==> flow/design.v <==
module SP_wocg(
	clk,
	rst_n,
	in_valid,
	in_data,
	in_mode,
	out_valid,
	out_data
);
input clk, rst_n, in_valid;
input [2:0] in_mode;
input [8:0] in_data;
output reg out_valid;
output reg [8:0] out_data;
genvar idx;
integer i;
localparam IDLE = 4'b0000;
localparam INV  = 4'b0001;
localparam MUL  = 4'b0010;
localparam SORT = 4'b0100;
localparam SUM  = 4'b1000;
reg [3:0] cur_state,next_state;
reg [4:0] cnt;
reg [2:0] cnt_data;
reg [8:0] data_temp;
reg [10:0] data_sum [0:5]; 
reg [2:0] mode_r;
wire idle_state = cur_state == IDLE;
wire inv_in_valid  = cur_state[0] && cnt < 6;
wire mul_in_valid  = cur_state[1] && cnt < 6;
wire sort_in_valid = cur_state[2] && cnt < 6;
wire sum_in_valid  = cur_state[3] && cnt < 6;
wire inv_out_valid,mul_out_valid,sort_out_valid;
wire [8:0] inv_out_data,mul_out_data,sort_out_data;
wire [8:0] sum_mod_out_w;   
wire inv_done  = cur_state[0] && cnt == 'd18;
wire mul_done  = cur_state[1] && cnt == 'd12;
wire sort_done = cur_state[2] && cnt == 'd11;
reg  sum_done ;
wire mode0_cnt_flag = cur_state[3] && mode_r == 'd0 && cnt == 'd5;
always @(posedge clk or negedge rst_n) begin
	if (!rst_n) begin
		cur_state <= IDLE;
	end
	else begin
		cur_state <= next_state;
	end
end
always @(*) begin
	case(cur_state)
		IDLE : next_state = in_valid  ? in_mode[0] ? INV : in_mode[1] ? MUL : in_mode[2] ? SORT : SUM : IDLE;
		INV  : next_state = inv_done  ? mode_r[1] ? MUL : mode_r[2] ? SORT : SUM : INV;
		MUL  : next_state = mul_done  ? mode_r[2] ? SORT : SUM : MUL;
		SORT : next_state = sort_done ? SUM : SORT;
		SUM  : next_state = sum_done  ? IDLE : SUM;
		default : next_state = IDLE;
	endcase
end
always @(*) begin 
	if(cur_state[3]) begin
		if(mode_r == 'd0) sum_done = cnt == 'd12;
		else sum_done = cnt == 'd7;
	end
	else sum_done = 0;
end
always @(posedge clk or negedge rst_n) begin
	if (!rst_n) begin
		cnt <= 'd0;
	end
	else begin
		if(idle_state) cnt <= 'd0;
		else if(inv_done | mul_done | sort_done) cnt <= 'd0;
		else cnt <= cnt + 'd1;
	end
end
always @(posedge clk or negedge rst_n) begin
	if (!rst_n) begin
		cnt_data <= 'd0;
	end
	else begin
		if(inv_in_valid)  cnt_data <= cnt_data + 'd1;
		else if(mul_in_valid)  cnt_data <= cnt_data + 'd1;
		else if(sort_in_valid) cnt_data <= cnt_data + 'd1;
		else if(mode0_cnt_flag) cnt_data <= 'd1;
		else if(cur_state[3])  cnt_data <= cnt_data + 'd1;
		else if(inv_done | mul_done | sort_done | sum_done) cnt_data <= 'd0;
	end
end
always @(posedge clk or negedge rst_n) begin
	if (!rst_n) begin
		mode_r <= 'd0;
	end
	else if(in_valid && idle_state)begin
		mode_r <= in_mode;
	end
end
always @(posedge clk or negedge rst_n) begin
	if (!rst_n) begin
		data_temp <= 'd0;
	end
	else begin
		if(in_valid) data_temp <= in_data;
		else if(inv_out_valid)  data_temp <= inv_out_data;
		else if(mul_out_valid)  data_temp <= mul_out_data;
		else if(sort_out_valid) data_temp <= sort_out_data;
	end
end
always @(posedge clk or negedge rst_n) begin
	if (!rst_n) begin
		for(i=0;i<6;i=i+1) begin
			data_sum[i] <= 'd0;
		end
	end
	else begin
		if(inv_in_valid) begin
			data_sum[cnt_data] <= data_sum[cnt_data] + data_temp;   
		end
		else if(mul_in_valid)  begin 
			if(mode_r[0]) data_sum[cnt_data] <= data_sum[cnt_data] + data_temp;   
			else data_sum[cnt_data] <= data_sum[cnt_data] + (data_temp << 1);   
		end
		else if(sort_in_valid) begin
			if(mode_r[1:0] == 'd0) data_sum[cnt_data] <= (data_sum[cnt_data] + data_temp) + (data_temp << 1);   
			else if(mode_r[1]) data_sum[cnt_data] <= data_sum[cnt_data] + data_temp;  
			else data_sum[cnt_data] <= data_sum[cnt_data] + (data_temp << 1);  
		end
		else if(sum_in_valid)  begin
			if(mode_r[2:0] == 'd0) data_sum[cnt_data] <= data_sum[cnt_data] + (data_temp << 2);   
			else if(mode_r[2]) data_sum[cnt_data] <= data_sum[cnt_data] + data_temp;  
			else if(mode_r[1]) data_sum[cnt_data] <= data_sum[cnt_data] + (data_temp << 1);  
			else data_sum[cnt_data] <= (data_sum[cnt_data] + data_temp) + (data_temp << 1);  
		end
		else if(idle_state) begin
			for(i=0;i<6;i=i+1) begin
				data_sum[i] <= 'd0;
			end
		end
	end
end
always @(posedge clk or negedge rst_n) begin
	if (!rst_n) begin
		out_data <= 'd0;
	end
	else begin
		if(sum_done) out_data <= 'd0;
		else if(cur_state[3]) begin 
			if(mode_r == 'd0) out_data <= cnt > 'd5 ? sum_mod_out_w : 'd0;
			else out_data <= cnt > 'd0 ? sum_mod_out_w : 'd0;
		end
	end
end
always @(posedge clk or negedge rst_n) begin
	if (!rst_n) begin
		out_valid <= 0;
	end
	else begin
		if(sum_done) out_valid <= 0;
		else if(cur_state[3]) begin 
			if(mode_r == 'd0) out_valid <= cnt > 'd5 ? 1 : 0;
			else out_valid <= cnt > 'd0 ? 1 : 0;
		end
	end
end
Modular_Inv Inv_inst (.clk(clk),.rst_n(rst_n),.in_valid(inv_in_valid),.in_data(data_temp),.out_valid(inv_out_valid) ,.out_data(inv_out_data));
Modular_Mul Mul_inst (.clk(clk),.rst_n(rst_n),.in_valid(mul_in_valid),.in_data(data_temp),.out_valid(mul_out_valid) ,.out_data(mul_out_data));
Sort      Sort_inst (.clk(clk),.rst_n(rst_n),.in_valid(sort_in_valid),.in_data(data_temp),.out_valid(sort_out_valid),.out_data(sort_out_data));
Modular_509 U_inst_C(.in_data({7'd0,data_sum[cnt_data - 1]}),.out_data(sum_mod_out_w));
endmodule
module Modular_509(in_data,out_data);
parameter BIAS = 9'd509;
input [17:0] in_data;
output reg [8:0] out_data;
wire  [10:0] tmp = (in_data[8:0] + in_data[17:9]) + (in_data[17:9] << 1);
wire  [10:0] tmp_bias_509  = tmp - BIAS;
wire  [10:0] tmp_bias_1018 = tmp - (BIAS<<1);
wire  [10:0] tmp_bias_1527 = tmp - (BIAS<<1) - BIAS;
wire  [10:0] tmp_bias_2036 = tmp - (BIAS<<2);
always @(*) begin
	if(tmp < BIAS) out_data = tmp;
	else if(tmp_bias_509  < BIAS) out_data = tmp_bias_509 ;
	else if(tmp_bias_1018 < BIAS) out_data = tmp_bias_1018;
	else if(tmp_bias_1527 < BIAS) out_data = tmp_bias_1527;
	else out_data = tmp_bias_2036;
end
endmodule
module Modular_Inv(clk,rst_n,in_valid,in_data,out_valid,out_data);
input  [8:0] in_data;
input  clk,rst_n,in_valid;
output out_valid;
output [8:0] out_data;
localparam IDLE = 2'b00;
localparam CAL  = 2'b01;
localparam OUT  = 2'b10;
reg [1:0] cur_state,next_state;
reg [5:0] st_end_flag_r;
reg pulse;
reg [3:0] cnt;
reg [17:0] data_A_r[0:5],data_B_r[0:5];
wire cal_done = cnt == 'd12;
wire out_done = cnt == 'd5 && cur_state[1];
reg  [5:0] stall_flag_r;
wire  [8:0] modA_out_w[0:2];
wire  [8:0] modB_out_w[0:2];
reg  [17:0] modA_in_w [0:2];
reg  [17:0] modB_in_w [0:2];
wire [17:0] mulA_out_w[0:2];
wire [17:0] mulB_out_w[0:2];
reg   [8:0] mulA_in_w [0:2];
reg   [8:0] mulB_in_w [0:2];
genvar idx;
integer i;
assign out_valid = cur_state[1];
assign out_data = out_valid ? data_A_r[cnt] : 'd0;
always @(posedge clk or negedge rst_n) begin
	if (!rst_n) begin
		cur_state <= IDLE;
	end
	else begin
		cur_state <= next_state;
	end
end
always @(*) begin
	case(cur_state)
		IDLE:next_state = in_valid ? CAL : IDLE;
		CAL :next_state = cal_done ? OUT : CAL ;
		OUT :next_state = out_done ? IDLE: OUT ;
		default: next_state = IDLE;
	endcase
end
generate
	for(idx=0;idx<3;idx=idx+1) begin
		Modular_509 U_inst_A(.in_data(modA_in_w[idx]),.out_data(modA_out_w[idx]));
		Modular_509 U_inst_B(.in_data(modB_in_w[idx]),.out_data(modB_out_w[idx]));
	end
endgenerate
generate
	for(idx=0;idx<3;idx=idx+1) begin
		assign mulA_out_w[idx] =  mulA_in_w[idx] * mulB_in_w[idx];
		assign mulB_out_w[idx] =  mulB_in_w[idx] * mulB_in_w[idx];
	end
endgenerate
always @(*) begin 
	for(i=0;i<3;i=i+1) begin
		if(pulse)
			mulA_in_w[i] = data_A_r[2*i];
		else
			mulA_in_w[i] = data_A_r[2*i+1];
	end
end
always @(*) begin 
	for(i=0;i<3;i=i+1) begin
		if(pulse)
			mulB_in_w[i] = data_B_r[2*i];
		else
			mulB_in_w[i] = data_B_r[2*i+1];
	end
end
always @(*) begin 
	for(i=0;i<3;i=i+1) begin
		if(!pulse)
			modA_in_w[i] = data_A_r[2*i];
		else
			modA_in_w[i] = data_A_r[2*i+1];
	end
end
always @(*) begin 
	for(i=0;i<3;i=i+1) begin
		if(!pulse)
			modB_in_w[i] = data_B_r[2*i];
		else
			modB_in_w[i] = data_B_r[2*i+1];
	end
end
always @(posedge clk or negedge rst_n) begin
	if (!rst_n) begin
		cnt <= 'd0;
	end
	else begin
		if(in_valid) cnt <= cnt + 'd1;
		else if(cal_done | out_done) cnt <= 'd0;
		else if(cur_state[1]) cnt <= cnt + 'd1;
		else if(pulse) cnt <= cnt + 'd1;
	end
end
always @(posedge clk or negedge rst_n) begin
	if (!rst_n) begin
		stall_flag_r <= 'd0;
	end
	else begin
		if(cnt == 'd3 && cur_state[0]) stall_flag_r <= 6'b000001;
		else if(cnt == 'd4 && cur_state[0]) stall_flag_r <= 6'b000011;
		else stall_flag_r <= stall_flag_r << 1;
	end
end
always @(posedge clk or negedge rst_n) begin
	if (!rst_n) begin
		pulse <= 0;
	end
	else begin
		if(out_done) pulse <= 0;
		else if(cur_state[0] | cur_state[1]) pulse <= ~pulse;
	end
end
always @(posedge clk or negedge rst_n) begin
	if (!rst_n) begin
		st_end_flag_r <= 'd0;
	end
	else begin
		if(in_valid) st_end_flag_r[cnt] <= 1;
		else if(cur_state[1]) st_end_flag_r[cnt] <= 0;
	end
end
always @(posedge clk or negedge rst_n) begin
	if (!rst_n) begin
		for(i=0;i<6;i=i+1) begin
			data_A_r[i] <= 'd0;
		end
	end
	else begin
		for(i=0;i<6;i=i+2) begin  
			if(in_valid && cnt == i)  data_A_r[i] <= in_data;
			else if(stall_flag_r[i])  data_A_r[i] <= data_A_r[i];
			else if(st_end_flag_r[i]) data_A_r[i] <= !pulse ? modA_out_w[i>>1] : mulA_out_w[i>>1];
			else data_A_r[i] <= 'd0;
		end
		for(i=1;i<6;i=i+2) begin  
			if(in_valid && cnt == i)  data_A_r[i] <= in_data;
			else if(stall_flag_r[i])  data_A_r[i] <= data_A_r[i];
			else if(st_end_flag_r[i]) data_A_r[i] <= !pulse ? mulA_out_w[i>>1] : modA_out_w[i>>1];
			else data_A_r[i] <= 'd0;
		end
	end
end
always @(posedge clk or negedge rst_n) begin
	if (!rst_n) begin
		for(i=0;i<6;i=i+1) begin
			data_B_r[i] <= 'd0;
		end
	end
	else begin
		for(i=0;i<6;i=i+2) begin  
			if(in_valid && cnt == i) data_B_r[i] <= in_data*in_data;
			else if(st_end_flag_r[i]) data_B_r[i] <= !pulse ? modB_out_w[i>>1] : mulB_out_w[i>>1] ;
			else data_B_r[i] <= 'd0;
		end
		for(i=1;i<6;i=i+2) begin  
			if(in_valid && cnt == i) data_B_r[i] <= in_data*in_data;
			else if(st_end_flag_r[i]) data_B_r[i] <= !pulse ? mulB_out_w[i>>1] : modB_out_w[i>>1];
			else data_B_r[i] <= 'd0;
		end
	end
end
endmodule
module Modular_Mul(clk,rst_n,in_valid,in_data,out_valid,out_data);
input  [8:0] in_data;
input  clk,rst_n,in_valid;
output out_valid;
output [8:0] out_data;
localparam IDLE = 2'b00;
localparam CAL  = 2'b01;
localparam OUT  = 2'b10;
reg [1:0] cur_state,next_state;
reg [3:0] cnt;
reg [8:0] b_r[0:5];
reg [8:0] tmp_mod_r;
reg [8:0] tmp1_r;
reg [8:0] tmp2_r;
reg [8:0] tmp3_r;
reg [8:0] tmp4_r;
reg [17:0] tmp_r;
genvar idx;
integer i;
wire [8:0] mod_out_w;
reg  [8:0] in_mul_A_w,in_mul_B_w;
Modular_509 U_inst_C(.in_data(tmp_r),.out_data(mod_out_w));
assign out_valid = cur_state[1];
assign out_data  = out_valid ? tmp_mod_r : 'd0;
always @(posedge clk or negedge rst_n) begin
	if (!rst_n) begin
		cur_state <= IDLE;
	end
	else begin
		cur_state <= next_state;
	end
end
always @(*) begin
	case(cur_state)
		IDLE:next_state = in_valid ? CAL : IDLE;
		CAL :next_state = cnt == 'd10 ? OUT : CAL ;
		OUT :next_state = cnt == 'd0 ? IDLE: OUT ;
		default: next_state = IDLE;
	endcase
end
always @(*) begin
	if(in_valid) begin
		in_mul_A_w = b_r[0];
	end
	else begin
		case(cnt)
			'd5 :in_mul_A_w = b_r[0];
			'd6 :in_mul_A_w = tmp_mod_r;
			'd7 :in_mul_A_w = tmp2_r;
			'd8 :in_mul_A_w = tmp1_r;
			'd9 :in_mul_A_w = b_r[0];
			'd10:in_mul_A_w = b_r[1];
			'd11:in_mul_A_w = b_r[2];
			'd12:in_mul_A_w = b_r[3];
			'd13:in_mul_A_w = b_r[4];
			'd14:in_mul_A_w = b_r[5];
			default:in_mul_A_w = 'd0;
		endcase
	end
end
always @(*) begin
	if(in_valid) begin
		in_mul_B_w = in_data;
	end
	else begin
		case(cnt)
			'd5 :in_mul_B_w = b_r[5];
			'd6 :in_mul_B_w = tmp4_r;
			'd7 :in_mul_B_w = tmp4_r;
			'd8 :in_mul_B_w = tmp4_r;
			'd9 :in_mul_B_w = tmp_mod_r;
			'd10:in_mul_B_w = tmp_mod_r;
			'd11:in_mul_B_w = tmp3_r;
			'd12:in_mul_B_w = tmp3_r;
			'd13:in_mul_B_w = tmp1_r;
			'd14:in_mul_B_w = tmp2_r;
			default:in_mul_B_w = 'd0;
		endcase
	end
end
always @(posedge clk or negedge rst_n) begin
	if (!rst_n) begin
		cnt <= 'd0;
	end
	else begin
		if(cur_state[0] | cur_state[1]) cnt <= cnt + 'd1; 
		else if(cur_state == IDLE) cnt <= 'd0;
	end
end
always @(posedge clk or negedge rst_n) begin
	if (!rst_n) begin
		for(i=0;i<6;i=i+1) begin
			b_r[i] <= 'd0;
		end
	end
	else begin
		if(in_valid) begin
			for(i=0;i<5;i=i+1) begin
				b_r[0] <= in_data;
				b_r[i+1] <= b_r[i];
			end
		end
	end
end
always @(posedge clk or negedge rst_n) begin
	if (!rst_n) begin
		tmp_r <= 'd0;
	end
	else begin
		tmp_r <= in_mul_A_w * in_mul_B_w;
	end
end
always @(posedge clk or negedge rst_n) begin
	if (!rst_n) begin
		tmp_mod_r <= 'd0;
	end
	else begin
		tmp_mod_r <= mod_out_w;
	end
end
always @(posedge clk or negedge rst_n) begin
	if (!rst_n) begin
		tmp1_r <= 'd0;
	end
	else begin
		tmp1_r <= cur_state[1] ? tmp1_r : tmp_mod_r;
	end
end
always @(posedge clk or negedge rst_n) begin
	if (!rst_n) begin
		tmp2_r <= 'd0;
	end
	else begin
		tmp2_r <= cur_state[1] ? tmp2_r : tmp1_r;
	end
end
always @(posedge clk or negedge rst_n) begin
	if (!rst_n) begin
		tmp3_r <= 'd0;
	end
	else begin
		tmp3_r <= cur_state[1] ? tmp3_r : tmp2_r;
	end
end
always @(posedge clk or negedge rst_n) begin
	if (!rst_n) begin
		tmp4_r <= 'd0;
	end
	else begin
		tmp4_r <= tmp3_r;
	end
end
endmodule
module Sort(clk,rst_n,in_valid,in_data,out_valid,out_data);
input  [8:0] in_data;
input  clk,rst_n,in_valid;
output out_valid;
output [8:0] out_data;
integer i;
reg [8:0] data_r[0:5];
reg [4:0] st_flag_r;
reg [1:0] cur_state,next_state;
localparam IDLE = 2'b00;
localparam RD   = 2'b01;
localparam SORT = 2'b10;
localparam OUT  = 2'b11;
wire sort_done = st_flag_r == 'd1 && cur_state == SORT;
wire rd_done = st_flag_r[0] && cur_state == RD;
wire out_done = st_flag_r == 0 && cur_state == OUT;
assign out_valid = cur_state == OUT;
assign out_data  = out_valid ? data_r[5] : 'd0;
always @(posedge clk or negedge rst_n) begin
	if (!rst_n) begin
		cur_state <= IDLE;
	end
	else begin
		cur_state <= next_state;
	end
end
always @(*) begin
	case(cur_state)
		IDLE:next_state = in_valid  ? RD   : IDLE;
		RD  :next_state = rd_done   ? SORT : RD  ;
		SORT:next_state = sort_done ? OUT  : SORT;
		OUT: next_state = out_done  ? IDLE : OUT ;
		default: next_state = IDLE;
	endcase
end
always @(posedge clk or negedge rst_n) begin
	if (!rst_n) begin
		st_flag_r <= 'd0;
	end
	else if (cur_state == IDLE || sort_done) begin
		st_flag_r <= 'b10000;
	end
	else if(rd_done) begin
		st_flag_r <= 'b10101;
	end
	else begin
		st_flag_r <= st_flag_r >> 1;
	end
end
always @(posedge clk or negedge rst_n) begin
	if (!rst_n) begin
		for(i=0;i<6;i=i+1) begin
			data_r[i] <= 'd0;
		end
	end
	else begin
		if(in_valid) begin
			if(in_data > data_r[0]) begin
				data_r[0] <= in_data;
				data_r[1] <= data_r[0];
				data_r[2] <= data_r[1];
				data_r[3] <= data_r[2];
				data_r[4] <= data_r[3];
				data_r[5] <= data_r[4];
			end
			else begin
				data_r[1] <= in_data;
				data_r[2] <= data_r[1];
				data_r[3] <= data_r[2];
				data_r[4] <= data_r[3];
				data_r[5] <= data_r[4];
			end
		end
		else if(cur_state == SORT && st_flag_r[0]) begin   
      		for(i=1;i<5;i=i+2)
      		begin
      		  data_r[i  ] <= (data_r[i] < data_r[i+1]) ? data_r[i+1] : data_r[i  ];
      		  data_r[i+1] <= (data_r[i] < data_r[i+1]) ? data_r[i  ] : data_r[i+1];
      		end
		end
		else if(cur_state == SORT && !st_flag_r[0]) begin
      		for(i=2;i<5;i=i+2)
      		begin
      		  data_r[i  ] <= (data_r[i] < data_r[i+1]) ? data_r[i+1] : data_r[i  ];
      		  data_r[i+1] <= (data_r[i] < data_r[i+1]) ? data_r[i  ] : data_r[i+1];
      		end
		end
		else if(cur_state == OUT) begin
      		for(i=0;i<5;i=i+1)
      		begin
      		  data_r[i+1] <= data_r[i];
      		end
		end
		else if(cur_state == IDLE) begin
			for(i=0;i<6;i=i+1) begin
				data_r[i] <= 'd0;
			end
		end
	end
end
endmodule
; ---- From RTL to reports: SP_wocg
; What the tools print for SP_wocg, step after step.
; Lines are those of the file above, counted from 1.
; Operators: Yosys type, input widths -> output width; for muxes data width and select width s.
; Cell names lack the library's common part.
; The mark -- stands for no value.
[setup]
design = SP_wocg
clock_port = clk
lib = sky130hd
corner = tt_025C_1v80

; ---- Word level
; Counts by Yosys on the flattened word-level netlist (proc, flatten, opt, wreduce). Print and check cells are left out. Cells with the same type and inputs are merged into one.
[classes]
n_addsub = 66
n_mul = 8
compare = 40
n_eq = 88
shift = 2
mux = 355
n_logic = 11
reduce_logical = 66
[ops]
columns = cell, n
row1 = $mux 11, 165
row2 = $mul 9x9->18, 8
row3 = $mux 18, 48
row4 = $mux 9, 84
row5 = $lt 11x9->1 const B, 32
row6 = $sub 11x9->11 const B, 16
row7 = $pmux 11 s6, 2
row8 = $pmux 9 s6, 2
row9 = $sub 11x10->11 const B, 8
row10 = $pmux 9 s9, 1
row11 = $add 10x10->11, 7
row12 = $sub 9x9->9 const B, 8
row13 = $add 9x9->10, 7
row14 = $add 11x9->11, 6
row15 = $mux 4, 16
row16 = $add 11x10->11, 5
row17 = $ne 2x1->1 const B, 25
row18 = $eq 4x4->1 const B, 9
row19 = $lt 9x9->1, 4
row20 = $reduce_and 5->1, 7
row21 = $logic_and 1x1->1, 24
row22 = $eq 4x3->1 const B, 6
row23 = $mux 6, 4
row24 = $pmux 4 s5, 1
row25 = $mux 5, 4
row26 = $ne 2x2->1 const B, 9
row27 = $eq 3x2->1 const B, 6
row28 = $eq 3x3->1 const B, 6
; Not listed: further kinds 48, cells in them 116.
[bits]
regBits = 519
in_bits = 15

; ---- Longest topological paths
; Depth = most cells in a row (Yosys ltp): at word level without a register or memory, in the mapped netlist without a sequential cell, where the memories' decode and read muxes count.
[depth]
depth_word = 19
abc_area = 1
ltp_mapped = 36
depth_no_buf = 35

; ---- Mapped cells and area
; Source: synth_stat.txt of the flow (Yosys; design flattened, memories mapped). It holds for the ABC_AREA given above (unset counts as 0); a run with the other value may have another netlist.
[by_type]
columns = cell_type, n
row1 = dfrtp_1, 520
row2 = fa_1, 413
row3 = nand2_1, 2080
row4 = ha_1, 536
row5 = inv_1, 1531
row6 = o21ai_0, 544
row7 = nor2_1, 703
row8 = nand3_1, 394
row9 = a21oi_1, 361
row10 = xor2_1, 205
row11 = o22ai_1, 195
row12 = o211ai_1, 91
row13 = clkbuf_1, 174
row14 = xnor2_1, 64
row15 = nand4_1, 72
row16 = o21bai_1, 36
row17 = nand2_2, 42
row18 = o221ai_1, 28
; Not listed: further types 51, cells in them 454.
[synth_totals]
cells = 8443
yosys_area_um2 = 60052.6
flip_flops = 521
buffers = 205

; ---- Worst setup path after synthesis
; Source: OpenSTA report_checks on the synthesized netlist (no wires, ideal clock, input and output delay 20% of the period each), path of least setup slack; recovery checks are left aside. Register names are those of the netlist, which keeps one name where synthesis merged equal registers.
[synth_timing]
path_kind = reg2reg
start = register Mul_inst.cnt
end = register Mul_inst.tmp_r[16]
period_ps = 8000
setup_time_ps = 79
t_arrival_ps = 5964
path_slack_ps = 1957
path_delay_ps = 6043
stages = 30
period_less_setup_slack_ps = 6043
; "path_delay_ps" is the arrival time less input delay plus setup time.
; "stages" counts driving pins, that of a launching flip-flop among them; a cell with two outputs on the path counts twice.
; "period_less_setup_slack_ps" = period - worst setup slack (recovery checks aside). The figure is calculated, with input and output delays left at 20% of the set period.
; Where an end lacks its bit number, it is one bit of the signal, or one of the new flip-flops if synthesis recoded a state register.
; At most two assigning lines are given for a register; there are more.
[synth_via]
cell_sequence = dfrtp_1 > inv_1 > ha_1 > inv_1 > nor3_1 > inv_1 > nand2_1 > nor4_1 > nor2_1 > a21oi_1 > inv_1 > nand2_1 > fa_1 > fa_1 > fa_1 > fa_1 > inv_1 > ha_1 > a21oi_1 > and2_1 > inv_1 > a21oi_1 > o21bai_1 > a21o_1 > a21oi_1 > o21ai_0 > a21oi_1 > nor2_1 > nor2_1 > xor2_1
[synth_lines]
columns = item, line_no
row1 = "start, declared", 363  ; reg [3:0] cnt;
row2 = "start, assigned", 436  ; cnt <= 'd0;
row3 = "start, assigned", 439  ; if(cur_state[0] | cur_state[1]) cnt <= cnt + 'd1;
row4 = "end, assigned", 460  ; tmp_r <= 'd0;
row5 = "end, assigned", 463  ; tmp_r <= in_mul_A_w * in_mul_B_w;
row6 = "end, declared", 370  ; reg [17:0] tmp_r;
; No chain of elaborated cells between the ends is given.

; ---- Path in the finished layout
; Path of least setup slack in the final report of run 1 (OpenROAD, finished layout, wires in). Where an end is a register, its clock arrival counts in the times.
; The report prints the path's times to 10 ps; the period is as set.
[layout_timing]
path_kind = reg2reg
start = register Inv_inst.pulse
end = register Inv_inst.data_A_r[4][6]
period_ps = 9180
setup_time_ps = 110
t_arrival_ps = 9220
path_slack_ps = 530
stages = 30
; The rows between start and end are the longest chain of elaborated cells between them; the timing report does not say that the signal goes this way. Where chains are equally long, one stands for them.
; Each line given opens the expression or statement behind the cell; cells for indexed reads and writes are added by Yosys, which also makes memories of some case tables.
; At most two assigning lines are given for a register; there are more.
[layout_via]
cell_sequence = dfrtp_1 > clkbuf_1 > clkbuf_2 > clkbuf_1 > clkbuf_1 > clkbuf_8 > clkbuf_1 > nand2_1 > o21ai_0 > fa_1 > ha_1 > fa_1 > inv_1 > ha_1 > a21oi_1 > inv_1 > nand2_1 > nand3_1 > nor2_1 > nand2_1 > nor2_1 > nand2_1 > nand3_1 > inv_1 > a21oi_1 > nand2_1 > nand2_1 > nand2_1 > nand2_1 > a21oi_1
elab_chain_len = 14
[layout_lines]
columns = item, line_no
row1 = "start, declared", 196  ; reg pulse;
row2 = "start, assigned", 297  ; pulse <= 0;
row3 = "start, assigned", 301  ; else if(cur_state[0] | cur_state[1]) pulse <= ~pulse;
row4 = $mux 18, 260  ; if(!pulse)
row5 = $add 9x9->10, 173  ; wire  [10:0] tmp = (in_data[8:0] + in_data[17:9]) + (in_data[17:9] << 1);
row6 = $add 10x10->11, 173
row7 = $sub 11x10->11, 176  ; wire  [10:0] tmp_bias_1527 = tmp - (BIAS<<1) - BIAS;
row8 = $sub 11x9->11, 176
row9 = $lt 11x9->1, 182  ; else if(tmp_bias_1527 < BIAS) out_data = tmp_bias_1527;
row10 = $mux 9, 182
row11 = $mux 9, 181  ; else if(tmp_bias_1018 < BIAS) out_data = tmp_bias_1018;
row12 = $mux 9, 180  ; else if(tmp_bias_509 < BIAS) out_data = tmp_bias_509 ;
row13 = $mux 9, 179  ; if(tmp < BIAS) out_data = tmp;
row14 = $mux 18 x2, 323  ; else if(st_end_flag_r[i]) data_A_r[i] <= !pulse ? modA_out_w[i>>1] : mulA_out_w[i>>1];
row15 = $mux 18, 322  ; else if(stall_flag_r[i]) data_A_r[i] <= data_A_r[i];
row16 = $mux 18, 321  ; if(in_valid && cnt == i) data_A_r[i] <= in_data;
row17 = "end, assigned", 321
row18 = "end, assigned", 322
row19 = "end, declared", 198  ; reg [17:0] data_A_r[0:5],data_B_r[0:5];

Lab notebook: SP_wocg

Settings and measured results of 3 stored flow runs for module SP_wocg (sky130hd), not sorted in any way. The constraints put input and output delay at 20% of the set period each and load the outputs with 0.01 pF.
"achievedPeriod_ps" is the run's clock period less its worst setup slack. It is reckoned from that one timing run; input and output delays stay at 20% of the period that was set.
"worst_path_allowed_less_slack_ps" means the part of the period allowed to the worst setup path (the constraints hold back 20% at inputs and 20% at outputs) less its slack; where the path has registers, the arrival times of their clocks count too.
"worst_path_allowed_less_slack_ps" is known to 10 ps.

# run 1
==> flow/run.sh <==
#!/bin/bash
# the make line also repeats the synthesis and layout settings of config.mk as NAME=value (left out here)
make -C /OpenROAD-flow-scripts/flow DESIGN_CONFIG=/design/flow/config.mk WORK_HOME=/design/flow/orfs CLKGATE_MAP_FILE= finish
==> flow/config.mk <==
export PLATFORM = sky130hd
export DESIGN_NAME = SP_wocg
export DESIGN_NICKNAME = SP_wocg
export VERILOG_FILES = /design/flow/design.v
export SDC_FILE = /design/flow/constraint.sdc
export NUM_CORES = 4
export LEC_CHECK = 0
export ABC_AREA = 1
export CAP_MARGIN = 20
export CELL_PAD_IN_SITES_DETAIL_PLACEMENT = 1
export CORE_ASPECT_RATIO = 0.66
export CORE_MARGIN = 2
export CORE_UTILIZATION = 40
export CTS_CLUSTER_DIAMETER = 371
export GPL_TIMING_DRIVEN = 0
export MAX_ROUTING_LAYER = met4
export MIN_ROUTING_LAYER = met1
export SLEW_MARGIN = 30
export SYNTH_MEMORY_MAX_BITS = 16384
export TNS_END_PERCENT = 75
==> flow/constraint.sdc <==
create_clock -name core_clock -period 9.18 [get_ports {clk}]
set_input_delay 1.8360 -clock core_clock [delete_from_list [all_inputs] [get_ports {clk}]]
set_output_delay 1.8360 -clock core_clock [all_outputs]
set_load 0.01 [all_outputs]

==> run 1: results <==
die_um2=153314.0
setup_ws_ps=532
holdWs_ps=407
stdcell_area_um2=65063.7
worst_path_allowed_less_slack_ps=8650
worst_setup_path_type="reg2reg"
achievedPeriod_ps=8648
final_setup_tns_ps=0
synthArea_um2=60052.6
util_pct=43.6

# run 2
==> flow/run.sh <==
#!/bin/bash
# the make line also repeats the synthesis and layout settings of config.mk as NAME=value (left out here)
make -C /OpenROAD-flow-scripts/flow DESIGN_CONFIG=/design/flow/config.mk WORK_HOME=/design/flow/orfs CLKGATE_MAP_FILE= finish
==> flow/config.mk <==
export PLATFORM = sky130hd
export DESIGN_NAME = SP_wocg
export DESIGN_NICKNAME = SP_wocg
export VERILOG_FILES = /design/flow/design.v
export SDC_FILE = /design/flow/constraint.sdc
export NUM_CORES = 4
export LEC_CHECK = 0
export ABC_AREA = 1
export CAP_MARGIN = 20
export CELL_PAD_IN_SITES_DETAIL_PLACEMENT = 1
export CORE_ASPECT_RATIO = 0.53
export CORE_MARGIN = 2
export CORE_UTILIZATION = 40
export CTS_CLUSTER_DIAMETER = 371
export GPL_TIMING_DRIVEN = 0
export MAX_ROUTING_LAYER = met5
export MIN_ROUTING_LAYER = met2
export SLEW_MARGIN = 30
export SYNTH_MEMORY_MAX_BITS = 16384
export TNS_END_PERCENT = 75
==> flow/constraint.sdc <==
create_clock -name core_clock -period 9.18 [get_ports {clk}]
set_input_delay 1.8360 -clock core_clock [delete_from_list [all_inputs] [get_ports {clk}]]
set_output_delay 1.8360 -clock core_clock [all_outputs]
set_load 0.01 [all_outputs]

==> run 2: results <==
outcome="not finished: routing ended with error GRT-0116"

# run 3
==> flow/run.sh <==
#!/bin/bash
# the make line also repeats the synthesis and layout settings of config.mk as NAME=value (left out here)
make -C /OpenROAD-flow-scripts/flow DESIGN_CONFIG=/design/flow/config.mk WORK_HOME=/design/flow/orfs CLKGATE_MAP_FILE= finish
==> flow/config.mk <==
export PLATFORM = sky130hd
export DESIGN_NAME = SP_wocg
export DESIGN_NICKNAME = SP_wocg
export VERILOG_FILES = /design/flow/design.v
export SDC_FILE = /design/flow/constraint.sdc
export NUM_CORES = 4
export LEC_CHECK = 0
export CAP_MARGIN = 20
export CORE_MARGIN = 2
export CORE_UTILIZATION = 40
export SLEW_MARGIN = 20
export SYNTH_MEMORY_MAX_BITS = 16384
==> flow/constraint.sdc <==
create_clock -name core_clock -period 13.5 [get_ports {clk}]
set_input_delay 2.7000 -clock core_clock [delete_from_list [all_inputs] [get_ports {clk}]]
set_output_delay 2.7000 -clock core_clock [all_outputs]
set_load 0.01 [all_outputs]

==> run 3: results <==
worst_path_allowed_less_slack_ps=7800
worst_setup_path_type="reg2reg"
achievedPeriod_ps=7798
holdWs_ps=393
setup_ws_ps=5702
stdcell_area_um2=64264.1
die_um2=152397.0
synthArea_um2=59716.0
util_pct=43.4
final_setup_tns_ps=0
